==> flow/design.v <==
`timescale 1ns/100ps
module ALU (OPERAND1, OPERAND2, ALU_OP, ALU_RESULT, COMPARATOR);
    input [7:0] OPERAND1, OPERAND2;              
    input [2:0] ALU_OP;                          
    output reg [7:0] ALU_RESULT;                 
    output wire COMPARATOR;                      
    wire [7:0] TEMP_FWD, TEMP_ADD, TEMP_AND, TEMP_OR;  
    assign TEMP_FWD = OPERAND2;  
    assign TEMP_ADD = OPERAND1 + OPERAND2;  
    assign TEMP_AND = OPERAND1 & OPERAND2;  
    assign TEMP_OR =  OPERAND1 | OPERAND2;  
    always @ (*) 
    begin
        case (ALU_OP)
            3'b000: begin ALU_RESULT = TEMP_FWD; end
            3'b001: begin ALU_RESULT = TEMP_ADD; end
            3'b010: begin ALU_RESULT = TEMP_OR; end
            3'b011: begin ALU_RESULT = TEMP_AND; end
            default ALU_RESULT = 8'b0;
        endcase
    end
    assign COMPARATOR = ~(ALU_RESULT[0] | ALU_RESULT[1] | ALU_RESULT[2] | ALU_RESULT[3] | ALU_RESULT[4] | ALU_RESULT[5] |ALU_RESULT[6] | ALU_RESULT[7]);
endmodule
`timescale 1ns/100ps
module REG_file(REGWRITE, REGOUT1, REGOUT2, WRITEREG, READREG1, READREG2, WRITEENABLE, CLK, RESET);
input CLK, RESET, WRITEENABLE;                               
input [7:0] REGWRITE;                                        
input [2:0] WRITEREG, READREG1, READREG2;                    
output wire [7:0] REGOUT1, REGOUT2;                          
integer i;                                                   
reg [7:0] register_array [0:7];
always @ (posedge CLK) begin
    if(RESET) begin
        for(i=0; i<8; i=i+1) begin
            register_array[i] <= 8'd0;
        end
    end
    else if(WRITEENABLE) begin
        register_array[WRITEREG] <= REGWRITE;
    end
end   
assign REGOUT1 =  register_array[READREG1];
assign REGOUT2 =  register_array[READREG2];
endmodule
`timescale 1ns/100ps
module Control_unit(
    INSTRCT_ARRAY, newPC, PC, 
    IM_INPUT, PC_offset, 
    READREG1, READREG2, WRITEREG, ALU_OP, SHIFT_AMOUNT, 
    WRITEENABLE,  ImMUX_SELECT, InvtMUX_SELECT, jump_SELECT, BEQ_SELECT, BNE_SELECT, SELECT_32x1, 
    READENABLE_CACHE, WRITEENABLE_CACHE, CACHE_BUSYWAIT, RegFileInMUX_SEL, INSTRUCT_CACHE_BUSYWAIT, 
    CLK, RESET
);
input CLK, RESET, CACHE_BUSYWAIT, INSTRUCT_CACHE_BUSYWAIT;         
input [31:0] INSTRCT_ARRAY, newPC;                                 
output reg [31:0] PC;            
output reg [2:0]  ALU_OP;        
output reg [2:0] SELECT_32x1;    
output reg ImMUX_SELECT, InvtMUX_SELECT, jump_SELECT, BEQ_SELECT, BNE_SELECT, RegFileInMUX_SEL; 
output wire READENABLE_CACHE, WRITEENABLE_CACHE;   
output wire [2:0] READREG1, READREG2, WRITEREG, SHIFT_AMOUNT;
output wire  [7:0] IM_INPUT, PC_offset;   
output wire WRITEENABLE;                 
reg REG_WRITE, MEM_READ, MEM_WRITE;      
always @ (posedge CLK) begin
  if(RESET) begin
    PC <= 32'd0;
  end
  else if(!(CACHE_BUSYWAIT | INSTRUCT_CACHE_BUSYWAIT)) begin
    PC <= newPC;
  end
end
assign WRITEREG = INSTRCT_ARRAY[18:16];      
assign READREG1 = INSTRCT_ARRAY[10:8];       
assign READREG2 = INSTRCT_ARRAY[2:0];        
assign IM_INPUT = INSTRCT_ARRAY[7:0];        
assign PC_offset = INSTRCT_ARRAY[23:16];     
assign SHIFT_AMOUNT = INSTRCT_ARRAY[2:0];    
assign READENABLE_CACHE = MEM_READ & !INSTRUCT_CACHE_BUSYWAIT;
assign WRITEENABLE_CACHE = MEM_WRITE & !INSTRUCT_CACHE_BUSYWAIT;
assign WRITEENABLE = REG_WRITE & !(CACHE_BUSYWAIT | INSTRUCT_CACHE_BUSYWAIT);
always @ (*) begin
  ALU_OP = 3'b111;
  BNE_SELECT = 1'b0;
  BEQ_SELECT = 1'b0;
  jump_SELECT = 1'b0;
  InvtMUX_SELECT = 1'b0;
  ImMUX_SELECT = 1'b0;
  SELECT_32x1 = 3'b000;
  MEM_READ = 1'b0;
  MEM_WRITE = 1'b0;
  RegFileInMUX_SEL = 1'b0;
  REG_WRITE = 1'b0;
  case(INSTRCT_ARRAY[28:24])
    5'b00000: begin ALU_OP = 3'b000; REG_WRITE = 1'b1; end                                   
    5'b00001: begin ALU_OP = 3'b000; ImMUX_SELECT = 1'b1; REG_WRITE = 1'b1; end              
    5'b00010: begin ALU_OP = 3'b001; REG_WRITE = 1'b1; end                                   
    5'b00011: begin ALU_OP = 3'b001; InvtMUX_SELECT = 1'b1; REG_WRITE = 1'b1; end            
    5'b00100: begin ALU_OP = 3'b010; REG_WRITE = 1'b1; end                                   
    5'b00101: begin ALU_OP = 3'b011; REG_WRITE = 1'b1; end                                   
    5'b00110: begin jump_SELECT = 1'b1; end                                                  
    5'b00111: begin ALU_OP = 3'b001; BEQ_SELECT = 1'b1; InvtMUX_SELECT = 1'b1; end           
    5'b01000: begin ALU_OP = 3'b001; BNE_SELECT = 1'b1; InvtMUX_SELECT = 1'b1; end           
    5'b01001: begin SELECT_32x1 = 3'b001; REG_WRITE = 1'b1; end                              
    5'b01010: begin SELECT_32x1 = 3'b010; REG_WRITE = 1'b1; end                              
    5'b01011: begin SELECT_32x1 = 3'b011; REG_WRITE = 1'b1; end                              
    5'b01100: begin SELECT_32x1 = 3'b100; REG_WRITE = 1'b1; end                              
    5'b01101: begin ALU_OP = 3'b000; ImMUX_SELECT = 1'b1; MEM_READ = 1'b1; RegFileInMUX_SEL = 1'b1; REG_WRITE = 1'b1; end   
    5'b01110: begin ALU_OP = 3'b000; MEM_READ = 1'b1; RegFileInMUX_SEL = 1'b1; REG_WRITE = 1'b1; end                        
    5'b01111: begin ALU_OP = 3'b000; ImMUX_SELECT = 1'b1; MEM_WRITE = 1'b1; RegFileInMUX_SEL = 1'b1; end                    
    5'b10000: begin ALU_OP = 3'b000; MEM_WRITE = 1'b1; RegFileInMUX_SEL = 1'b1; end                                         
    default ;                                                                                
  endcase
end
endmodule
`timescale 1ns/100ps
module Inverter(INPUT, COMPLIMENT);
  input [7:0] INPUT;               
  output reg [7:0] COMPLIMENT;     
  always @ (*) begin
    COMPLIMENT = ~INPUT + 8'b00000001;
  end
endmodule
module Inverter_MUX(INPUT, INVRTD_INPUT, OUTPUT, InvtMUX_SELECT);
  input [7:0] INPUT, INVRTD_INPUT;         
  input InvtMUX_SELECT;                    
  output reg [7:0] OUTPUT;                 
  always @ (*) begin 
    if(InvtMUX_SELECT) begin OUTPUT = INVRTD_INPUT; end
    else begin OUTPUT = INPUT; end
  end
endmodule
module Immediate_MUX(IM_INPUT, INPUT, OUTPUT, ImMUX_SELECT);
  input [7:0] IM_INPUT, INPUT;           
  input ImMUX_SELECT;                    
  output reg [7:0] OUTPUT;               
  always @ (*) begin
    if(ImMUX_SELECT) begin OUTPUT = IM_INPUT; end
    else begin OUTPUT = INPUT; end
  end
endmodule
module PC_incrementer(PC, updatedPC);
  input [31:0] PC;
  output reg [31:0] updatedPC;    
  always @ (*) begin
    updatedPC = PC + 32'd4;
  end
endmodule
module PC_updater(updatedPC, PC_offset, offsettedPC);
  input [31:0] updatedPC;            
  input [7:0] PC_offset;             
  output reg [31:0] offsettedPC;     
  always @ (*) begin
    offsettedPC = updatedPC + {{24{PC_offset[7]}}, PC_offset, 2'b00};
  end
endmodule
module PC_MUX(updatedPC, offsettedPC, PC_SELECT, newPC);
  input [31:0] updatedPC, offsettedPC;         
  input PC_SELECT;                             
  output reg [31:0] newPC;                     
  always @ (*) begin
    if(PC_SELECT) begin
      newPC = offsettedPC;
    end
    else begin newPC = updatedPC; end
  end
endmodule
module SELECT_32x8_MUX(ALU_RESULT, LSL_SHIFTER_OUT, LSR_SHIFTER_OUT, ASR_SHIFTER_OUT, ROR_SHIFTER_OUT, SELECT_32x1, SELECT_32x1_MUXOUT);
  input [7:0] ALU_RESULT, LSL_SHIFTER_OUT, LSR_SHIFTER_OUT, ASR_SHIFTER_OUT, ROR_SHIFTER_OUT;    
  input [2:0] SELECT_32x1;                   
  output reg [7:0] SELECT_32x1_MUXOUT;       
  always @ (*) begin
    if(SELECT_32x1 == 3'b000) begin SELECT_32x1_MUXOUT = ALU_RESULT; end
    else if(SELECT_32x1 == 3'b001) begin SELECT_32x1_MUXOUT = LSL_SHIFTER_OUT; end
    else if(SELECT_32x1 == 3'b010) begin SELECT_32x1_MUXOUT = LSR_SHIFTER_OUT; end
    else if(SELECT_32x1 == 3'b011) begin SELECT_32x1_MUXOUT = ASR_SHIFTER_OUT; end
    else if(SELECT_32x1 == 3'b100) begin SELECT_32x1_MUXOUT = ROR_SHIFTER_OUT; end
    else begin SELECT_32x1_MUXOUT = ALU_RESULT; end
  end
endmodule
module REGIN_MUX(SELECT_32x1_MUXOUT, DataMem_READDATA, RegFileInMUX_SEL, REGWRITE_FINAL);
  input [7:0] SELECT_32x1_MUXOUT, DataMem_READDATA;    
  input RegFileInMUX_SEL;                              
  output reg [7:0] REGWRITE_FINAL;                     
  always @ (*) begin
    if(RegFileInMUX_SEL) begin
      REGWRITE_FINAL = DataMem_READDATA;
    end
    else begin
      REGWRITE_FINAL = SELECT_32x1_MUXOUT;
    end
  end
endmodule
`timescale 1ns/100ps
module MUX_2x1 (INPUT1, INPUT2, OUTPUT, SELECT );
    input INPUT1, INPUT2, SELECT;
    output wire OUTPUT;
    assign OUTPUT = (SELECT) ? INPUT1 : INPUT2;
endmodule
module barrelShifter_LSL( INPUT, SHIFTED_OUTPUT, SHIFT_AMOUNT);        
  input  [7:0] INPUT;                    
  output  [7:0] SHIFTED_OUTPUT;          
  input [2:0] SHIFT_AMOUNT;              
  wire [7:0] INTERIM_1,INTERIM_2;        
  MUX_2x1 MUX_C0R0 (1'b0,  INPUT[0], INTERIM_1[0], SHIFT_AMOUNT[0]); 
  MUX_2x1 MUX_C0R1 (INPUT[0], INPUT[1], INTERIM_1[1], SHIFT_AMOUNT[0]); 
  MUX_2x1 MUX_C0R2 (INPUT[1], INPUT[2], INTERIM_1[2], SHIFT_AMOUNT[0]); 
  MUX_2x1 MUX_C0R3 (INPUT[2], INPUT[3], INTERIM_1[3], SHIFT_AMOUNT[0]); 
  MUX_2x1 MUX_C0R4 (INPUT[3], INPUT[4], INTERIM_1[4], SHIFT_AMOUNT[0]); 
  MUX_2x1 MUX_C0R5 (INPUT[4], INPUT[5], INTERIM_1[5], SHIFT_AMOUNT[0]); 
  MUX_2x1 MUX_C0R6 (INPUT[5], INPUT[6], INTERIM_1[6], SHIFT_AMOUNT[0]); 
  MUX_2x1 MUX_C0R7 (INPUT[6], INPUT[7], INTERIM_1[7], SHIFT_AMOUNT[0]); 
  MUX_2x1 MUX_C1R0 (1'b0  , INTERIM_1[0], INTERIM_2[0], SHIFT_AMOUNT[1]); 
  MUX_2x1 MUX_C1R1 (1'b0  , INTERIM_1[1], INTERIM_2[1], SHIFT_AMOUNT[1]); 
  MUX_2x1 MUX_C1R2 (INTERIM_1[0], INTERIM_1[2], INTERIM_2[2], SHIFT_AMOUNT[1]); 
  MUX_2x1 MUX_C1R3 (INTERIM_1[1], INTERIM_1[3], INTERIM_2[3], SHIFT_AMOUNT[1]); 
  MUX_2x1 MUX_C1R4 (INTERIM_1[2], INTERIM_1[4], INTERIM_2[4], SHIFT_AMOUNT[1]); 
  MUX_2x1 MUX_C1R5 (INTERIM_1[3], INTERIM_1[5], INTERIM_2[5], SHIFT_AMOUNT[1]); 
  MUX_2x1 MUX_C1R6 (INTERIM_1[4], INTERIM_1[6], INTERIM_2[6], SHIFT_AMOUNT[1]); 
  MUX_2x1 MUX_C1R7 (INTERIM_1[5], INTERIM_1[7], INTERIM_2[7], SHIFT_AMOUNT[1]); 
  MUX_2x1 MUX_C2R0 (1'b0  , INTERIM_2[0], SHIFTED_OUTPUT[0], SHIFT_AMOUNT[2]); 
  MUX_2x1 MUX_C2R1 (1'b0  , INTERIM_2[1], SHIFTED_OUTPUT[1], SHIFT_AMOUNT[2]); 
  MUX_2x1 MUX_C2R2 (1'b0  , INTERIM_2[2], SHIFTED_OUTPUT[2], SHIFT_AMOUNT[2]); 
  MUX_2x1 MUX_C2R3 (1'b0  , INTERIM_2[3], SHIFTED_OUTPUT[3], SHIFT_AMOUNT[2]); 
  MUX_2x1 MUX_C2R4 (INTERIM_2[0], INTERIM_2[4], SHIFTED_OUTPUT[4], SHIFT_AMOUNT[2]); 
  MUX_2x1 MUX_C2R5 (INTERIM_2[1], INTERIM_2[5], SHIFTED_OUTPUT[5], SHIFT_AMOUNT[2]); 
  MUX_2x1 MUX_C2R6 (INTERIM_2[2], INTERIM_2[6], SHIFTED_OUTPUT[6], SHIFT_AMOUNT[2]); 
  MUX_2x1 MUX_C2R7 (INTERIM_2[3], INTERIM_2[7], SHIFTED_OUTPUT[7], SHIFT_AMOUNT[2]); 
endmodule
module barrelShifter_LSR( INPUT, SHIFTED_OUTPUT, SHIFT_AMOUNT);        
  input  [7:0] INPUT;                    
  output  [7:0] SHIFTED_OUTPUT;          
  input [2:0] SHIFT_AMOUNT;              
  wire [7:0] INTERIM_1,INTERIM_2;        
  MUX_2x1 MUX_C0R0 (1'b0,  INPUT[7], INTERIM_1[0], SHIFT_AMOUNT[0]); 
  MUX_2x1 MUX_C0R1 (INPUT[7], INPUT[6], INTERIM_1[1], SHIFT_AMOUNT[0]); 
  MUX_2x1 MUX_C0R2 (INPUT[6], INPUT[5], INTERIM_1[2], SHIFT_AMOUNT[0]); 
  MUX_2x1 MUX_C0R3 (INPUT[5], INPUT[4], INTERIM_1[3], SHIFT_AMOUNT[0]); 
  MUX_2x1 MUX_C0R4 (INPUT[4], INPUT[3], INTERIM_1[4], SHIFT_AMOUNT[0]); 
  MUX_2x1 MUX_C0R5 (INPUT[3], INPUT[2], INTERIM_1[5], SHIFT_AMOUNT[0]); 
  MUX_2x1 MUX_C0R6 (INPUT[2], INPUT[1], INTERIM_1[6], SHIFT_AMOUNT[0]); 
  MUX_2x1 MUX_C0R7 (INPUT[1], INPUT[0], INTERIM_1[7], SHIFT_AMOUNT[0]); 
  MUX_2x1 MUX_C1R0 (1'b0  , INTERIM_1[0], INTERIM_2[0], SHIFT_AMOUNT[1]); 
  MUX_2x1 MUX_C1R1 (1'b0  , INTERIM_1[1], INTERIM_2[1], SHIFT_AMOUNT[1]); 
  MUX_2x1 MUX_C1R2 (INTERIM_1[0], INTERIM_1[2], INTERIM_2[2], SHIFT_AMOUNT[1]); 
  MUX_2x1 MUX_C1R3 (INTERIM_1[1], INTERIM_1[3], INTERIM_2[3], SHIFT_AMOUNT[1]); 
  MUX_2x1 MUX_C1R4 (INTERIM_1[2], INTERIM_1[4], INTERIM_2[4], SHIFT_AMOUNT[1]); 
  MUX_2x1 MUX_C1R5 (INTERIM_1[3], INTERIM_1[5], INTERIM_2[5], SHIFT_AMOUNT[1]); 
  MUX_2x1 MUX_C1R6 (INTERIM_1[4], INTERIM_1[6], INTERIM_2[6], SHIFT_AMOUNT[1]); 
  MUX_2x1 MUX_C1R7 (INTERIM_1[5], INTERIM_1[7], INTERIM_2[7], SHIFT_AMOUNT[1]); 
  MUX_2x1 MUX_C2R0 (1'b0  , INTERIM_2[0], SHIFTED_OUTPUT[7], SHIFT_AMOUNT[2]); 
  MUX_2x1 MUX_C2R1 (1'b0  , INTERIM_2[1], SHIFTED_OUTPUT[6], SHIFT_AMOUNT[2]); 
  MUX_2x1 MUX_C2R2 (1'b0  , INTERIM_2[2], SHIFTED_OUTPUT[5], SHIFT_AMOUNT[2]); 
  MUX_2x1 MUX_C2R3 (1'b0  , INTERIM_2[3], SHIFTED_OUTPUT[4], SHIFT_AMOUNT[2]); 
  MUX_2x1 MUX_C2R4 (INTERIM_2[0], INTERIM_2[4], SHIFTED_OUTPUT[3], SHIFT_AMOUNT[2]); 
  MUX_2x1 MUX_C2R5 (INTERIM_2[1], INTERIM_2[5], SHIFTED_OUTPUT[2], SHIFT_AMOUNT[2]); 
  MUX_2x1 MUX_C2R6 (INTERIM_2[2], INTERIM_2[6], SHIFTED_OUTPUT[1], SHIFT_AMOUNT[2]); 
  MUX_2x1 MUX_C2R7 (INTERIM_2[3], INTERIM_2[7], SHIFTED_OUTPUT[0], SHIFT_AMOUNT[2]); 
endmodule
module barrelShifter_ASR( INPUT, SHIFTED_OUTPUT, SHIFT_AMOUNT);        
  input  [7:0] INPUT;                    
  output  [7:0] SHIFTED_OUTPUT;          
  input [2:0] SHIFT_AMOUNT;              
  wire [7:0] INTERIM_1,INTERIM_2;        
  MUX_2x1 MUX_C0R0 (INPUT[7],  INPUT[7], INTERIM_1[0], SHIFT_AMOUNT[0]); 
  MUX_2x1 MUX_C0R1 (INPUT[7], INPUT[6], INTERIM_1[1], SHIFT_AMOUNT[0]); 
  MUX_2x1 MUX_C0R2 (INPUT[6], INPUT[5], INTERIM_1[2], SHIFT_AMOUNT[0]); 
  MUX_2x1 MUX_C0R3 (INPUT[5], INPUT[4], INTERIM_1[3], SHIFT_AMOUNT[0]); 
  MUX_2x1 MUX_C0R4 (INPUT[4], INPUT[3], INTERIM_1[4], SHIFT_AMOUNT[0]); 
  MUX_2x1 MUX_C0R5 (INPUT[3], INPUT[2], INTERIM_1[5], SHIFT_AMOUNT[0]); 
  MUX_2x1 MUX_C0R6 (INPUT[2], INPUT[1], INTERIM_1[6], SHIFT_AMOUNT[0]); 
  MUX_2x1 MUX_C0R7 (INPUT[1], INPUT[0], INTERIM_1[7], SHIFT_AMOUNT[0]); 
  MUX_2x1 MUX_C1R0 (INPUT[7], INTERIM_1[0], INTERIM_2[0], SHIFT_AMOUNT[1]); 
  MUX_2x1 MUX_C1R1 (INPUT[7], INTERIM_1[1], INTERIM_2[1], SHIFT_AMOUNT[1]); 
  MUX_2x1 MUX_C1R2 (INTERIM_1[0], INTERIM_1[2], INTERIM_2[2], SHIFT_AMOUNT[1]); 
  MUX_2x1 MUX_C1R3 (INTERIM_1[1], INTERIM_1[3], INTERIM_2[3], SHIFT_AMOUNT[1]); 
  MUX_2x1 MUX_C1R4 (INTERIM_1[2], INTERIM_1[4], INTERIM_2[4], SHIFT_AMOUNT[1]); 
  MUX_2x1 MUX_C1R5 (INTERIM_1[3], INTERIM_1[5], INTERIM_2[5], SHIFT_AMOUNT[1]); 
  MUX_2x1 MUX_C1R6 (INTERIM_1[4], INTERIM_1[6], INTERIM_2[6], SHIFT_AMOUNT[1]); 
  MUX_2x1 MUX_C1R7 (INTERIM_1[5], INTERIM_1[7], INTERIM_2[7], SHIFT_AMOUNT[1]); 
  MUX_2x1 MUX_C2R0 (INPUT[7], INTERIM_2[0], SHIFTED_OUTPUT[7], SHIFT_AMOUNT[2]); 
  MUX_2x1 MUX_C2R1 (INPUT[7], INTERIM_2[1], SHIFTED_OUTPUT[6], SHIFT_AMOUNT[2]); 
  MUX_2x1 MUX_C2R2 (INPUT[7], INTERIM_2[2], SHIFTED_OUTPUT[5], SHIFT_AMOUNT[2]); 
  MUX_2x1 MUX_C2R3 (INPUT[7], INTERIM_2[3], SHIFTED_OUTPUT[4], SHIFT_AMOUNT[2]); 
  MUX_2x1 MUX_C2R4 (INTERIM_2[0], INTERIM_2[4], SHIFTED_OUTPUT[3], SHIFT_AMOUNT[2]); 
  MUX_2x1 MUX_C2R5 (INTERIM_2[1], INTERIM_2[5], SHIFTED_OUTPUT[2], SHIFT_AMOUNT[2]); 
  MUX_2x1 MUX_C2R6 (INTERIM_2[2], INTERIM_2[6], SHIFTED_OUTPUT[1], SHIFT_AMOUNT[2]); 
  MUX_2x1 MUX_C2R7 (INTERIM_2[3], INTERIM_2[7], SHIFTED_OUTPUT[0], SHIFT_AMOUNT[2]); 
endmodule
`timescale 1ns/100ps
module Rotate_Right(INPUT, SHIFTED_OUTPUT, SHIFT_AMOUNT);
    input [7:0] INPUT;                   
    input [2:0] SHIFT_AMOUNT;            
    output reg [7:0] SHIFTED_OUTPUT;     
    always @ (*) begin
      case(SHIFT_AMOUNT)
        3'b000: begin SHIFTED_OUTPUT = INPUT; end
        3'b001: begin SHIFTED_OUTPUT = {INPUT[0], INPUT[7:1]}; end
        3'b010: begin SHIFTED_OUTPUT = {INPUT[1:0], INPUT[7:2]}; end
        3'b011: begin SHIFTED_OUTPUT = {INPUT[2:0], INPUT[7:3]}; end
        3'b100: begin SHIFTED_OUTPUT = {INPUT[3:0], INPUT[7:4]}; end
        3'b101: begin SHIFTED_OUTPUT = {INPUT[4:0], INPUT[7:5]}; end
        3'b110: begin SHIFTED_OUTPUT = {INPUT[5:0], INPUT[7:6]}; end
        3'b111: begin SHIFTED_OUTPUT = {INPUT[6:0], INPUT[7]}; end
      endcase
    end
endmodule
`timescale 1ns/100ps
module CPU(PC, INSTRCT_ARRAY, CLK, RESET, READENABLE_CACHE, WRITEENABLE_CACHE, ALU_RESULT, REGOUT1, CACHE_READDATA, CACHE_BUSYWAIT, INSTRUCT_CACHE_BUSYWAIT,
           RET_VALID, RF_WE, RF_WADDR, RF_WDATA);
    input [31:0] INSTRCT_ARRAY;                                          
    input CLK, RESET, CACHE_BUSYWAIT, INSTRUCT_CACHE_BUSYWAIT;           
    input [7:0] CACHE_READDATA;                                          
    output [31:0] PC;                    
    output wire READENABLE_CACHE, WRITEENABLE_CACHE;   
    output wire [7:0] ALU_RESULT, REGOUT1;             
    output wire RET_VALID, RF_WE;
    output wire [2:0] RF_WADDR;
    output wire [7:0] RF_WDATA;
    wire [7:0]   REGOUT2, OPERAND1, OPERAND2,   REGWRITE_FINAL;    
    wire [7:0] SHIFT_LSL, SHIFT_LSR, SHIFT_ASR, SHIFT_ROR, LSL_SHIFTER_OUT, LSR_SHIFTER_OUT, ASR_SHIFTER_OUT, ROR_SHIFTER_OUT;
    wire [7:0] COMPLIMENT, Inverter_MUX_OUT, IM_INPUT, PC_offset;
    wire [7:0] SELECT_32x1_MUXOUT;       
    wire [2:0] READREG1, READREG2, WRITEREG, ALU_OP, SHIFT_AMOUNT;
    wire [2:0] SELECT_32x1;                
    wire WRITEENABLE, bneAND_OUT, InvtMUX_SELECT, ImMUX_SELECT, PC_SELECT, COMPARATOR, beqAND_OUT, jump_SELECT, BEQ_SELECT, BNE_SELECT;
    wire RegFileInMUX_SEL;          
    wire [31:0] updatedPC, offsettedPC, newPC;     
    assign SHIFT_LSL = REGOUT1;   
    assign SHIFT_LSR = REGOUT1;   
    assign SHIFT_ASR = REGOUT1;   
    assign  SHIFT_ROR = REGOUT1;     
    PC_incrementer myPC_Incrementer(PC, updatedPC);
    PC_updater myPC_updater(updatedPC, PC_offset, offsettedPC);
    PC_MUX myPC_MUX(updatedPC, offsettedPC, PC_SELECT, newPC);
    Control_unit myControl_unit(
        INSTRCT_ARRAY, newPC, PC, 
        IM_INPUT, PC_offset, 
        READREG1, READREG2, WRITEREG, ALU_OP, SHIFT_AMOUNT, 
        WRITEENABLE,  ImMUX_SELECT, InvtMUX_SELECT, jump_SELECT, BEQ_SELECT, BNE_SELECT, SELECT_32x1, 
        READENABLE_CACHE, WRITEENABLE_CACHE, CACHE_BUSYWAIT, RegFileInMUX_SEL, INSTRUCT_CACHE_BUSYWAIT, 
        CLK, RESET );
    REG_file myREG_file(REGWRITE_FINAL, REGOUT1, REGOUT2, WRITEREG, READREG1, READREG2, WRITEENABLE, CLK, RESET);
    Inverter myInverter(REGOUT2, COMPLIMENT);
    Inverter_MUX myInverter_MUX(REGOUT2, COMPLIMENT, Inverter_MUX_OUT, InvtMUX_SELECT);
    Immediate_MUX myImmediate_MUX(IM_INPUT, Inverter_MUX_OUT, OPERAND2, ImMUX_SELECT); 
    barrelShifter_LSL myBarrelShifter_LSL(SHIFT_LSL, LSL_SHIFTER_OUT, SHIFT_AMOUNT);
    barrelShifter_LSR myBarrelShifter_LSR(SHIFT_LSR, LSR_SHIFTER_OUT, SHIFT_AMOUNT);
    barrelShifter_ASR myBarrelShifter_ASR(SHIFT_ASR, ASR_SHIFTER_OUT, SHIFT_AMOUNT);
    Rotate_Right myRotate_Right(SHIFT_ROR, ROR_SHIFTER_OUT, SHIFT_AMOUNT);
    ALU myALU(REGOUT1, OPERAND2, ALU_OP, ALU_RESULT, COMPARATOR);
    SELECT_32x8_MUX mySELECT_32x8_MUX(ALU_RESULT, LSL_SHIFTER_OUT, LSR_SHIFTER_OUT, ASR_SHIFTER_OUT, ROR_SHIFTER_OUT, SELECT_32x1, SELECT_32x1_MUXOUT);
    REGIN_MUX myREGIN_MUX(SELECT_32x1_MUXOUT, CACHE_READDATA, RegFileInMUX_SEL, REGWRITE_FINAL);
    and myAND_BEQ(beqAND_OUT, COMPARATOR, BEQ_SELECT);
    and myAND_BNE(bneAND_OUT, ~COMPARATOR, BNE_SELECT); 
    or myOR(PC_SELECT, beqAND_OUT, bneAND_OUT, jump_SELECT);
    assign RET_VALID = !(CACHE_BUSYWAIT | INSTRUCT_CACHE_BUSYWAIT);
    assign RF_WE = WRITEENABLE;
    assign RF_WADDR = WRITEREG;
    assign RF_WDATA = REGWRITE_FINAL;
endmodule
`timescale 1ns/100ps
module Cache_Controller(ADDRESS, CACHE_WRITEDATA, MEM_READDATA, MEM_BUSYWAIT, READENABLE_CACHE, WRITEENABLE_CACHE,
                        MEM_ADDRESS, MEM_WRITEDATA, READENABLE_MEM, WRITEENABLE_MEM, CACHE_BUSYWAIT, CACHE_READDATA,
                        CLK, RESET);
    input CLK, RESET;
    input READENABLE_CACHE, WRITEENABLE_CACHE, MEM_BUSYWAIT;
    input [7:0] CACHE_WRITEDATA, ADDRESS;
    input [31:0] MEM_READDATA;
    output wire CACHE_BUSYWAIT ; 
    output reg READENABLE_MEM, WRITEENABLE_MEM;
    output reg [7:0] CACHE_READDATA;
    output reg [31:0] MEM_WRITEDATA;
    output reg [5:0] MEM_ADDRESS;
    wire Cache_HIT;                      
    reg [31:0] Cache_table [7:0];        
    reg [2:0] Tag_array [7:0];           
    reg [7:0] ValidBit_array;            
    reg [7:0] DirtyBit_array;            
    wire [2:0] TAG;
    wire VALID, DIRTY;
    assign TAG = Tag_array[ADDRESS[4:2]];             
    assign VALID = ValidBit_array[ADDRESS[4:2]];      
    assign DIRTY = DirtyBit_array[ADDRESS[4:2]];      
    assign Cache_HIT = (TAG == ADDRESS[7:5] && VALID) ? 1'b1 : 1'b0;
    assign CACHE_BUSYWAIT = (READENABLE_CACHE || WRITEENABLE_CACHE) && !Cache_HIT;
    always @ (*) begin
        case(ADDRESS[1:0])
            2'b00: begin CACHE_READDATA = Cache_table[ADDRESS[4:2]][7:0]; end
            2'b01: begin CACHE_READDATA = Cache_table[ADDRESS[4:2]][15:8]; end
            2'b10: begin CACHE_READDATA = Cache_table[ADDRESS[4:2]][23:16]; end
            default: begin CACHE_READDATA = Cache_table[ADDRESS[4:2]][31:24]; end
        endcase
    end  
    parameter IDLE = 2'b00, MEM_READ = 2'b01, MEM_WRITEBACK = 2'b10;
    reg [1:0] state, next_state;
    always @ (*)
    begin
        case (state)
            IDLE:
                if((READENABLE_CACHE || WRITEENABLE_CACHE) && !DIRTY && !Cache_HIT)  
                    next_state = MEM_READ;
                else if((READENABLE_CACHE || WRITEENABLE_CACHE) && DIRTY && !Cache_HIT)
                    next_state = MEM_WRITEBACK;
                else
                    next_state = IDLE;
            MEM_READ:
                if (!MEM_BUSYWAIT)
                    next_state = IDLE;
                else  
                    next_state = MEM_READ;
            MEM_WRITEBACK:
                if(!MEM_BUSYWAIT)
                    next_state = MEM_READ;
                else
                    next_state = MEM_WRITEBACK;
            default:
                next_state = IDLE;
        endcase
    end
    always @ (*)
    begin
        case(state)
            MEM_READ: 
            begin
                READENABLE_MEM = 1'b1;                       
                WRITEENABLE_MEM = 1'b0;                      
                MEM_ADDRESS = ADDRESS[7:2];                  
                MEM_WRITEDATA = 32'd0;
            end
            MEM_WRITEBACK:
            begin
                READENABLE_MEM = 1'b0;                       
                WRITEENABLE_MEM = 1'b1;                      
                MEM_ADDRESS = {TAG, ADDRESS[4:2]};           
                MEM_WRITEDATA = Cache_table[ADDRESS[4:2]];   
            end
            default:
            begin
                READENABLE_MEM = 1'b0;                       
                WRITEENABLE_MEM = 1'b0;                      
                MEM_ADDRESS = 6'd0;
                MEM_WRITEDATA = 32'd0;
            end
        endcase
    end
    always @(posedge CLK)
    begin
        if(RESET) begin
            state <= IDLE;
            ValidBit_array <= 8'd0;
            DirtyBit_array <= 8'd0;
        end
        else begin
            state <= next_state;
            if(state == IDLE && Cache_HIT && WRITEENABLE_CACHE)
                DirtyBit_array[ADDRESS[4:2]] <= 1'b1;
            if(state == MEM_READ && !MEM_BUSYWAIT) begin
                DirtyBit_array[ADDRESS[4:2]] <= 1'b0;
                ValidBit_array[ADDRESS[4:2]] <= 1'b1;
            end
        end
    end
    always @(posedge CLK)
    begin
        if(!RESET) begin
            if(state == IDLE && Cache_HIT && WRITEENABLE_CACHE) begin
                case(ADDRESS[1:0])
                    2'b11: begin Cache_table[ADDRESS[4:2]][31:24] <= CACHE_WRITEDATA; end
                    2'b10: begin Cache_table[ADDRESS[4:2]][23:16] <= CACHE_WRITEDATA; end
                    2'b01: begin Cache_table[ADDRESS[4:2]][15:8] <= CACHE_WRITEDATA; end
                    default: begin Cache_table[ADDRESS[4:2]][7:0] <= CACHE_WRITEDATA; end
                endcase
            end
            if(state == MEM_READ && !MEM_BUSYWAIT) begin
                Cache_table[ADDRESS[4:2]] <= MEM_READDATA;
                Tag_array[ADDRESS[4:2]] <= ADDRESS[7:5];
            end
        end
    end
endmodule
`timescale 1ns/100ps
module Instruct_Cache_Controller(INSTRUCT_ADDRESS, INSTRUCT_MEM_BUSYWAIT, INSTRUCT_MEM_READDATA, INSTRUCT_CACHE_BUSYWAIT, INSTRUCT_MEM_READENABLE, INSTRUCTION, INSTRUCT_MEM_ADDRESS, CLK, RESET);
    input CLK, RESET;
    input INSTRUCT_MEM_BUSYWAIT; 
    input [9:0] INSTRUCT_ADDRESS;
    input [127:0] INSTRUCT_MEM_READDATA;
    output wire INSTRUCT_CACHE_BUSYWAIT;
    output reg INSTRUCT_MEM_READENABLE;
    output reg [31:0] INSTRUCTION;
    output reg [5:0] INSTRUCT_MEM_ADDRESS;
    wire Cache_HIT;                     
    reg [127:0] Cache_table [7:0];        
    reg [2:0] Tag_array [7:0];           
    reg [7:0] ValidBit_array;            
    wire [2:0] TAG;
    wire VALID;
    assign TAG = Tag_array[INSTRUCT_ADDRESS[6:4]];             
    assign VALID = ValidBit_array[INSTRUCT_ADDRESS[6:4]];      
    assign Cache_HIT = (TAG == INSTRUCT_ADDRESS[9:7] && VALID) ? 1'b1 : 1'b0;
    assign INSTRUCT_CACHE_BUSYWAIT = !Cache_HIT;
    always @ (*) begin
        case(INSTRUCT_ADDRESS[3:2])
            2'b00: begin INSTRUCTION = Cache_table[INSTRUCT_ADDRESS[6:4]][31:0]; end
            2'b01: begin INSTRUCTION = Cache_table[INSTRUCT_ADDRESS[6:4]][63:32]; end
            2'b10: begin INSTRUCTION = Cache_table[INSTRUCT_ADDRESS[6:4]][95:64]; end
            default: begin INSTRUCTION = Cache_table[INSTRUCT_ADDRESS[6:4]][127:96]; end
        endcase
    end  
    always @ (posedge CLK) begin
        if(RESET) begin
            ValidBit_array <= 8'd0;
            INSTRUCT_MEM_READENABLE <= 1'b0;
            INSTRUCT_MEM_ADDRESS <= 6'd0;
        end
        else if(INSTRUCT_MEM_READENABLE) begin
            if(!INSTRUCT_MEM_BUSYWAIT) begin
                ValidBit_array[INSTRUCT_ADDRESS[6:4]] <= 1'b1;                   
                INSTRUCT_MEM_READENABLE <= 1'b0;                                 
            end
        end
        else if(!Cache_HIT) begin
            INSTRUCT_MEM_READENABLE <= 1'b1;
            INSTRUCT_MEM_ADDRESS <= INSTRUCT_ADDRESS[9:4];
        end
    end
    always @ (posedge CLK) begin
        if(!RESET && INSTRUCT_MEM_READENABLE && !INSTRUCT_MEM_BUSYWAIT) begin
            Cache_table[INSTRUCT_ADDRESS[6:4]] <= INSTRUCT_MEM_READDATA;    
            Tag_array[INSTRUCT_ADDRESS[6:4]] <= INSTRUCT_ADDRESS[9:7];      
        end
    end
endmodule
`timescale 1ns/100ps
module cpu_system(
    input          clk,
    input          reset,
    output         imem_read,
    output [5:0]   imem_addr,
    input  [127:0] imem_rdata,
    input          imem_busywait,
    output         dmem_read,
    output         dmem_write,
    output [5:0]   dmem_addr,
    output [31:0]  dmem_wdata,
    input  [31:0]  dmem_rdata,
    input          dmem_busywait,
    output         ret_valid,
    output [31:0]  ret_pc,
    output         ret_rf_we,
    output [2:0]   ret_rf_waddr,
    output [7:0]   ret_rf_wdata
);
    wire [31:0] PC, INSTRUCTION;
    wire [7:0] ALU_RESULT, REGOUT1, CACHE_READDATA;
    wire READENABLE_CACHE, WRITEENABLE_CACHE, CACHE_BUSYWAIT, INSTRUCT_CACHE_BUSYWAIT;
    CPU myCPU(PC, INSTRUCTION, clk, reset, READENABLE_CACHE, WRITEENABLE_CACHE, ALU_RESULT, REGOUT1, CACHE_READDATA, CACHE_BUSYWAIT, INSTRUCT_CACHE_BUSYWAIT,
              ret_valid, ret_rf_we, ret_rf_waddr, ret_rf_wdata);
    Instruct_Cache_Controller myInstruct_Cache_Controller(PC[9:0], imem_busywait, imem_rdata, INSTRUCT_CACHE_BUSYWAIT, imem_read, INSTRUCTION, imem_addr, clk, reset);
    Cache_Controller myCache_Controller(ALU_RESULT, REGOUT1, dmem_rdata, dmem_busywait, READENABLE_CACHE, WRITEENABLE_CACHE,
                                        dmem_addr, dmem_wdata, dmem_read, dmem_write, CACHE_BUSYWAIT, CACHE_READDATA,
                                        clk, reset);
    assign ret_pc = PC;
endmodule
Subject: tool reports on cpu_system

Hi,

## Reports on cpu_system

Each step is given for the RTL above and for the edited RTL.
Lines under "before" count in the file above, lines under "after" in the edited file.
"change": "after" minus "before" as printed here. "rel. change": 100 x difference / "before".
The mark -- stands for no value.

- Design top: cpu_system
- Clock input: clk
- Cell library: sky130hd
- Timing corner: tt_025C_1v80

## Diff

The edit as a unified diff against the file above.
A script made this edit. It changes what the design does and was not meant as an optimisation.

```diff
@@ -526,5 +526,5 @@
     end
     always @ (posedge CLK) begin
-        if(!RESET && INSTRUCT_MEM_READENABLE && !INSTRUCT_MEM_BUSYWAIT) begin
+        if(!RESET && INSTRUCT_MEM_READENABLE || !INSTRUCT_MEM_BUSYWAIT) begin
             Cache_table[INSTRUCT_ADDRESS[6:4]] <= INSTRUCT_MEM_READDATA;    
             Tag_array[INSTRUCT_ADDRESS[6:4]] <= INSTRUCT_ADDRESS[9:7];      
```

## Word level

Counts by Yosys on the flattened word-level netlist (proc, flatten, opt, wreduce; memories kept). Print and check cells are left out.
Yosys's memory passes give these memory sizes; they may raise the number of words (mostly to a power of two), join words into wider ones and drop unused or constant bits.

Word-level totals:

| what | before | after | change | rel. change (%) |
|---|---|---|---|---|
| input port bits | 164 | 164 | 0 | 0.00 |
| cells after elaboration | 250 | 250 | 0 | 0.00 |
| memory cells | 6 | 6 | 0 | 0.00 |
| bits in read-only memories | 480 | 480 | 0 | 0.00 |
| flip-flop bits (word level) | 65 | 65 | 0 | 0.00 |
| output and inout port bits | 92 | 92 | 0 | 0.00 |
| bits in writable memories | 1392 | 1392 | 0 | 0.00 |

Operators by class:

| what | before | after | change | rel. change (%) |
|---|---|---|---|---|
| shift-type cells | 6 | 6 | 0 | 0.00 |
| equality and inequality tests | 23 | 23 | 0 | 0.00 |
| mux-type cells | 137 | 137 | 0 | 0.00 |
| add/subtract/negate cells | 6 | 6 | 0 | 0.00 |
| reductions and logical operators | 29 | 29 | 0 | 0.00 |
| bitwise logic cells | 36 | 36 | 0 | 0.00 |

Operator list:

| cell | before | after | change | rel. change (%) |
|---|---|---|---|---|
| 1-bit logical AND | 12 | 11 | -1 | -8.33 |
| 1-bit logical OR | 1 | 2 | +1 | +100.00 |

Unchanged operator kinds not shown: 36.

## Depth

Depth = most cells in a row (Yosys ltp): at word level without a register or memory, in the mapped netlist without a sequential cell, where the memories' decode and read muxes count.

Logic depth:

| what | before | after | change | rel. change (%) |
|---|---|---|---|---|
| depth after elaboration | 20 | 20 | 0 | 0.00 |
| ABC_AREA | 0 | 0 | -- | -- |
| gate-level depth with buffers | 37 | 39 | +2 | +5.41 |
| mapped depth without buffers | 33 | 32 | -1 | -3.03 |

## After synthesis

The flow's flattened synthesis, as Yosys stat reports it; memories are mapped. The netlist is that of the ABC_AREA named above (0 if unset); the other value can give another one.

Mapped netlist:

| what | before | after | change | rel. change (%) |
|---|---|---|---|---|
| cell area after synthesis (um^2) | 53645.2 | 54280.8 | +635.6 | +1.18 |
| sequential part of the area (um^2) | 35454.0 | 35454.0 | 0.0 | 0.00 |
| mapped cells | 3587 | 3636 | +49 | +1.37 |
| mapped flip-flops | 1203 | 1203 | 0 | 0.00 |
| buffer cells | 200 | 209 | +9 | +4.50 |

Cells by type:

| cell type | before | after | change | rel. change (%) |
|---|---|---|---|---|
| sky130_fd_sc_hd__nand2_1 | 449 | 386 | -63 | -14.03 |
| sky130_fd_sc_hd__mux2i_1 | 193 | 250 | +57 | +29.53 |
| sky130_fd_sc_hd__nor4_1 | 60 | 9 | -51 | -85.00 |
| sky130_fd_sc_hd__o21a_1 | 8 | 45 | +37 | +462.50 |
| sky130_fd_sc_hd__mux2_2 | 33 | 62 | +29 | +87.88 |
| sky130_fd_sc_hd__nor2_1 | 175 | 202 | +27 | +15.43 |
| sky130_fd_sc_hd__nor3_1 | 56 | 80 | +24 | +42.86 |
| sky130_fd_sc_hd__nor3_2 | 1 | 21 | +20 | +2000.00 |
| sky130_fd_sc_hd__o21ai_0 | 63 | 80 | +17 | +26.98 |
| sky130_fd_sc_hd__a211oi_1 | 47 | 32 | -15 | -31.91 |
| sky130_fd_sc_hd__a32oi_1 | 2 | 17 | +15 | +750.00 |
| sky130_fd_sc_hd__a21o_1 | 16 | 30 | +14 | +87.50 |
| sky130_fd_sc_hd__o21ai_1 | 18 | 6 | -12 | -66.67 |
| sky130_fd_sc_hd__and3_1 | 37 | 48 | +11 | +29.73 |
| sky130_fd_sc_hd__o22ai_1 | 26 | 15 | -11 | -42.31 |
| sky130_fd_sc_hd__clkbuf_1 | 75 | 85 | +10 | +13.33 |
| sky130_fd_sc_hd__a221o_1 | 10 | 1 | -9 | -90.00 |
| sky130_fd_sc_hd__o211ai_1 | 30 | 22 | -8 | -26.67 |

Unchanged cell types not shown: 24.
The list need not be complete.
By module: a second synthesis without flattening, with its own total; a netlist apart from the flattened one above.

Second synthesis, totals:

| what | before | after | change | rel. change (%) |
|---|---|---|---|---|
| cell total of the unflattened synthesis | 4307 | 4347 | +40 | +0.93 |
| area total of the unflattened synthesis (um^2) | 64670.8 | 64669.5 | -1.3 | 0.00 |

Rows give one instance, submodules left out.

Modules, before:

| module | seq. area (um^2) | area (um^2) | cells | instances |
|---|---|---|---|---|
| Instruct_Cache_Controller | 31770.5 | 40415.0 | 2281 | 1 |
| Cache_Controller | 8788.4 | 12697.2 | 826 | 1 |
| REG_file | 1921.8 | 3525.9 | 222 | 1 |
| Control_unit | 640.6 | 1660.3 | 217 | 1 |
| PC_updater | 0.0 | 1564.0 | 218 | 1 |
| MUX_2x1 | 0.0 | 15.0 | 1 | 72 |
| ALU | 0.0 | 862.1 | 117 | 1 |
| PC_incrementer | 0.0 | 620.6 | 88 | 1 |
| SELECT_32x8_MUX | 0.0 | 619.3 | 94 | 1 |
| PC_MUX | 0.0 | 544.3 | 36 | 1 |
| Rotate_Right | 0.0 | 523.0 | 86 | 1 |
| Inverter | 0.0 | 137.6 | 18 | 1 |
| Immediate_MUX | 0.0 | 131.4 | 9 | 1 |
| Inverter_MUX | 0.0 | 131.4 | 9 | 1 |

before: Modules not listed: 6.

Modules, after:

| module | seq. area (um^2) | area (um^2) | cells | instances |
|---|---|---|---|---|
| Instruct_Cache_Controller | 31770.5 | 40413.8 | 2321 | 1 |
| Cache_Controller | 8788.4 | 12697.2 | 826 | 1 |
| REG_file | 1921.8 | 3525.9 | 222 | 1 |
| Control_unit | 640.6 | 1660.3 | 217 | 1 |
| PC_updater | 0.0 | 1564.0 | 218 | 1 |
| MUX_2x1 | 0.0 | 15.0 | 1 | 72 |
| ALU | 0.0 | 862.1 | 117 | 1 |
| PC_incrementer | 0.0 | 620.6 | 88 | 1 |
| SELECT_32x8_MUX | 0.0 | 619.3 | 94 | 1 |
| PC_MUX | 0.0 | 544.3 | 36 | 1 |
| Rotate_Right | 0.0 | 523.0 | 86 | 1 |
| Inverter | 0.0 | 137.6 | 18 | 1 |
| Immediate_MUX | 0.0 | 131.4 | 9 | 1 |
| Inverter_MUX | 0.0 | 131.4 | 9 | 1 |

after: Modules not listed: 6.

## Worst setup path after synthesis

Path of least setup slack by OpenSTA after synthesis, without wires, with an ideal clock, recovery checks aside; 20% of the period is set as input and as output delay. Where synthesis merged equal registers, the netlist keeps one of their names.

Timing post-synthesis:

| what | before | after | change | rel. change (%) |
|---|---|---|---|---|
| kind | input -> register | input -> register | -- | -- |
| from | input reset | input reset | -- | -- |
| to | memory myInstruct_Cache_Controller.Cache_table[1][0] | memory myInstruct_Cache_Controller.Cache_table[1][0] | -- | -- |
| required time (ns) | 9.322 | 9.322 | 0.000 | 0.00 |
| clock period (ns) | 10.0 | 10.0 | 0.0 | 0.00 |
| external input delay (ns) | 2.000 | 2.000 | 0.000 | 0.00 |
| library setup time (ns) | 0.678 | 0.678 | 0.000 | -- |
| path delay (ns) | 7.831 | 7.911 | +0.080 | +1.02 |
| setup slack (ns) | 0.170 | 0.089 | -0.081 | -- |
| path buffers | 1 | 1 | 0 | 0.00 |
| arrival (ns) | 9.153 | 9.233 | +0.080 | +0.87 |
| stages on the path | 4 | 4 | 0 | 0.00 |
| launch time at the first pin (ns) | 2.000 | 2.000 | 0.000 | 0.00 |
| synthesis period reached (ns) | 9.83 | 9.911 | +0.081 | +0.82 |

"path delay" is the arrival time less input delay plus setup time.
"stages on the path" counts driving pins, that of a launching flip-flop among them; a cell with two outputs on the path counts twice.
"synthesis period reached" = period - worst setup slack (recovery checks aside). The figure is calculated, with input and output delays left at 20% of the set period.
The rows between start and end are the longest chain of elaborated cells between them; the timing report does not say that the signal goes this way. Where chains are equally long, one stands for them.
A line is the first line of the expression or statement that the cell stems from. Yosys adds cells for indexed reads and writes and turns some case tables into memories.
before: The path ends at the enable pin of a flip-flop; only ways to that pin are counted.

On the way, post-synthesis, before:
- Cells stage by stage: sky130_fd_sc_hd__clkbuf_1 sky130_fd_sc_hd__nor2_1 sky130_fd_sc_hd__nand2_1 sky130_fd_sc_hd__nor3_1
- Length of the longest elaborated chain: 4
- Elaborated cells between the ends (all ways): 5
- Those cells by class: mux: 2; reduce/logical: 3

RTL lines, path post-synthesis, before:

| what | RTL line | text |
|---|---|---|
| start, declared | 537 | `input          reset,` |
| 1-bit logical NOT | 528 | `if(!RESET && INSTRUCT_MEM_READENABLE && !INSTRUCT_MEM_BUSYWAIT) begin` |
| 1-bit logical AND x2 | 528 |  |
| 3-bit 2-to-1 mux | 528 |  |
| end, declared | 493 | `reg [127:0] Cache_table [7:0];` |

after: The path ends at the enable pin of a flip-flop; only ways to that pin are counted.

On the way, post-synthesis, after:
- Cells stage by stage: sky130_fd_sc_hd__clkbuf_1 sky130_fd_sc_hd__o21ai_0 sky130_fd_sc_hd__nand2_1 sky130_fd_sc_hd__nor3_1
- Length of the longest elaborated chain: 4
- Elaborated cells between the ends (all ways): 5
- Those cells by class: mux: 2; reduce/logical: 3

RTL lines, path post-synthesis, after:

| what | RTL line | text |
|---|---|---|
| start, declared | 537 | `input          reset,` |
| 1-bit logical NOT | 528 | `if(!RESET && INSTRUCT_MEM_READENABLE \|\| !INSTRUCT_MEM_BUSYWAIT) begin` |
| 1-bit logical AND | 528 |  |
| 1-bit logical OR | 528 |  |
| 3-bit 2-to-1 mux | 528 |  |
| end, declared | 493 | `reg [127:0] Cache_table [7:0];` |

## Path in the finished layout

From the final timing report of each run of pair 1: the path of least setup slack in the routed layout; clock arrival at registers is part of the times.

Timing post-layout:

| what | before | after | change | rel. change (%) |
|---|---|---|---|---|
| kind | register -> output | register -> output | -- | -- |
| from | register (no name shown) | register (no name shown) | -- | -- |
| to | output ret_rf_wdata[6] | output ret_rf_wdata[4] | -- | -- |
| path buffers | 7 | 6 | -1 | -14.29 |
| launch time at the first pin (ns) | 0.69 | 0.76 | +0.07 | +10.14 |
| output delay (ns) | 2.00 | 2.00 | 0.00 | 0.00 |
| clock period (ns) | 10.0 | 10.0 | 0.0 | 0.00 |
| stages on the path | 33 | 31 | -2 | -6.06 |
| arrival (ns) | 7.67 | 7.76 | +0.09 | +1.17 |
| setup slack (ns) | 0.33 | 0.24 | -0.09 | -- |
| required time (ns) | 8.00 | 8.00 | 0.00 | 0.00 |

On the way, post-layout, before:
- Cells stage by stage: sky130_fd_sc_hd__dfxtp_4 sky130_fd_sc_hd__buf_6 sky130_fd_sc_hd__mux4_2 sky130_fd_sc_hd__a22oi_1 sky130_fd_sc_hd__nand3_4 sky130_fd_sc_hd__nor3b_2 sky130_fd_sc_hd__a311oi_1 sky130_fd_sc_hd__mux4_2 sky130_fd_sc_hd__ha_2 sky130_fd_sc_hd__or2_1 sky130_fd_sc_hd__o21a_1 sky130_fd_sc_hd__o221ai_2 sky130_fd_sc_hd__inv_1 sky130_fd_sc_hd__ha_1 sky130_fd_sc_hd__nor2b_1 sky130_fd_sc_hd__o21ai_1 sky130_fd_sc_hd__nand2b_1 sky130_fd_sc_hd__xor2_1 sky130_fd_sc_hd__nand3_1 sky130_fd_sc_hd__o221a_4 sky130_fd_sc_hd__a21boi_4 sky130_fd_sc_hd__buf_12 sky130_fd_sc_hd__buf_16 sky130_fd_sc_hd__nor2_1 sky130_fd_sc_hd__buf_4 sky130_fd_sc_hd__buf_4 sky130_fd_sc_hd__a22oi_2 sky130_fd_sc_hd__o22ai_1 sky130_fd_sc_hd__buf_4 sky130_fd_sc_hd__o31a_1 sky130_fd_sc_hd__a32oi_4 sky130_fd_sc_hd__inv_1 sky130_fd_sc_hd__dlygate4sd2_1

RTL lines, path post-layout, before:

| what | RTL line | text |
|---|---|---|
| end, declared | 552 | `output [7:0]   ret_rf_wdata` |

before: No chain of elaborated cells between the ends is given.

On the way, post-layout, after:
- Cells stage by stage: sky130_fd_sc_hd__dfxtp_4 sky130_fd_sc_hd__buf_12 sky130_fd_sc_hd__mux4_2 sky130_fd_sc_hd__and2_0 sky130_fd_sc_hd__o311ai_2 sky130_fd_sc_hd__a32oi_2 sky130_fd_sc_hd__buf_4 sky130_fd_sc_hd__buf_4 sky130_fd_sc_hd__ha_1 sky130_fd_sc_hd__inv_1 sky130_fd_sc_hd__a221oi_1 sky130_fd_sc_hd__a21o_1 sky130_fd_sc_hd__o31ai_1 sky130_fd_sc_hd__o21ai_1 sky130_fd_sc_hd__buf_4 sky130_fd_sc_hd__fa_1 sky130_fd_sc_hd__nor2b_1 sky130_fd_sc_hd__o21ai_1 sky130_fd_sc_hd__nand2b_1 sky130_fd_sc_hd__xor2_1 sky130_fd_sc_hd__mux2i_1 sky130_fd_sc_hd__o22a_2 sky130_fd_sc_hd__nand2_8 sky130_fd_sc_hd__buf_6 sky130_fd_sc_hd__mux2_2 sky130_fd_sc_hd__a221oi_1 sky130_fd_sc_hd__o22ai_2 sky130_fd_sc_hd__o211a_1 sky130_fd_sc_hd__a221oi_4 sky130_fd_sc_hd__inv_1 sky130_fd_sc_hd__clkdlybuf4s50_1

RTL lines, path post-layout, after:

| what | RTL line | text |
|---|---|---|
| end, declared | 552 | `output [7:0]   ret_rf_wdata` |

after: No chain of elaborated cells between the ends is given.

## Layout results

Runs of the flow (Yosys, OpenROAD) on both versions; the two runs of a pair have the same settings. The constraints put input and output delay at 20% of the set period each and load the outputs with 0.01 pF.

Flow settings, pair 1:
- CORE_UTILIZATION: 40
- period_ns: 10.0
- CAP_MARGIN: 20
- CORE_MARGIN: 2
- SLEW_MARGIN: 20

Final reports, pair 1:

| what | before | after | change | rel. change (%) |
|---|---|---|---|---|
| worst hold slack after layout (ns) | 0.463 | 0.453 | -0.010 | -- |
| chip area in the Yosys report (um^2) | 53645.2 | 54280.8 | +635.6 | +1.18 |
| area of the die (um^2) | 137059.0 | 138663.0 | +1604.0 | +1.17 |
| lowest setup slack (ns) | 0.335 | 0.241 | -0.094 | -- |
| utilization after routing (%) | 47.8 | 47.6 | -0.2 | -- |
| setup TNS (ns) | 0.000 | 0.000 | 0.000 | -- |
| total power after layout (uW) | 11610 | 14994 | +3384 | +29.15 |
| standard-cell area after layout (um^2) | 63706.1 | 64355.5 | +649.4 | +1.02 |
| achieved clock period (ns) | 9.665 | 9.759 | +0.094 | +0.97 |

Flow settings, pair 2:
- ABC_AREA: 0
- CAP_MARGIN: 25
- CELL_PAD_IN_SITES_DETAIL_PLACEMENT: 0
- CORE_ASPECT_RATIO: 0.9
- CORE_MARGIN: 2
- CORE_UTILIZATION: 33
- CTS_CLUSTER_DIAMETER: 195
- CTS_CLUSTER_SIZE: 34
- GPL_TIMING_DRIVEN: 0
- PLACE_DENSITY: 0.43
- TNS_END_PERCENT: 95
- period_ns: 11.2
- SLEW_MARGIN: 20

Final reports, pair 2:

| what | before | after | change | rel. change (%) |
|---|---|---|---|---|
| worst hold slack after layout (ns) | 0.488 | 0.477 | -0.011 | -- |
| chip area in the Yosys report (um^2) | 53645.2 | 54280.8 | +635.6 | +1.18 |
| area of the die (um^2) | 165808.0 | 167752.0 | +1944.0 | +1.17 |
| lowest setup slack (ns) | 0.283 | 0.376 | +0.093 | -- |
| utilization after routing (%) | 38.8 | 38.9 | +0.1 | -- |
| setup TNS (ns) | 0.000 | 0.000 | 0.000 | -- |
| total power after layout (uW) | 8602 | 11895 | +3293 | +38.28 |
| standard-cell area after layout (um^2) | 62685.1 | 63728.6 | +1043.5 | +1.66 |
| achieved clock period (ns) | 10.917 | 10.824 | -0.093 | -0.85 |

"achieved clock period" = clock period - worst setup slack. The figure is calculated, with input and output delays left at 20% of the set period.
"total power after layout" rests on the timing tool's default activity at the inputs, not on a simulated workload.

Regards
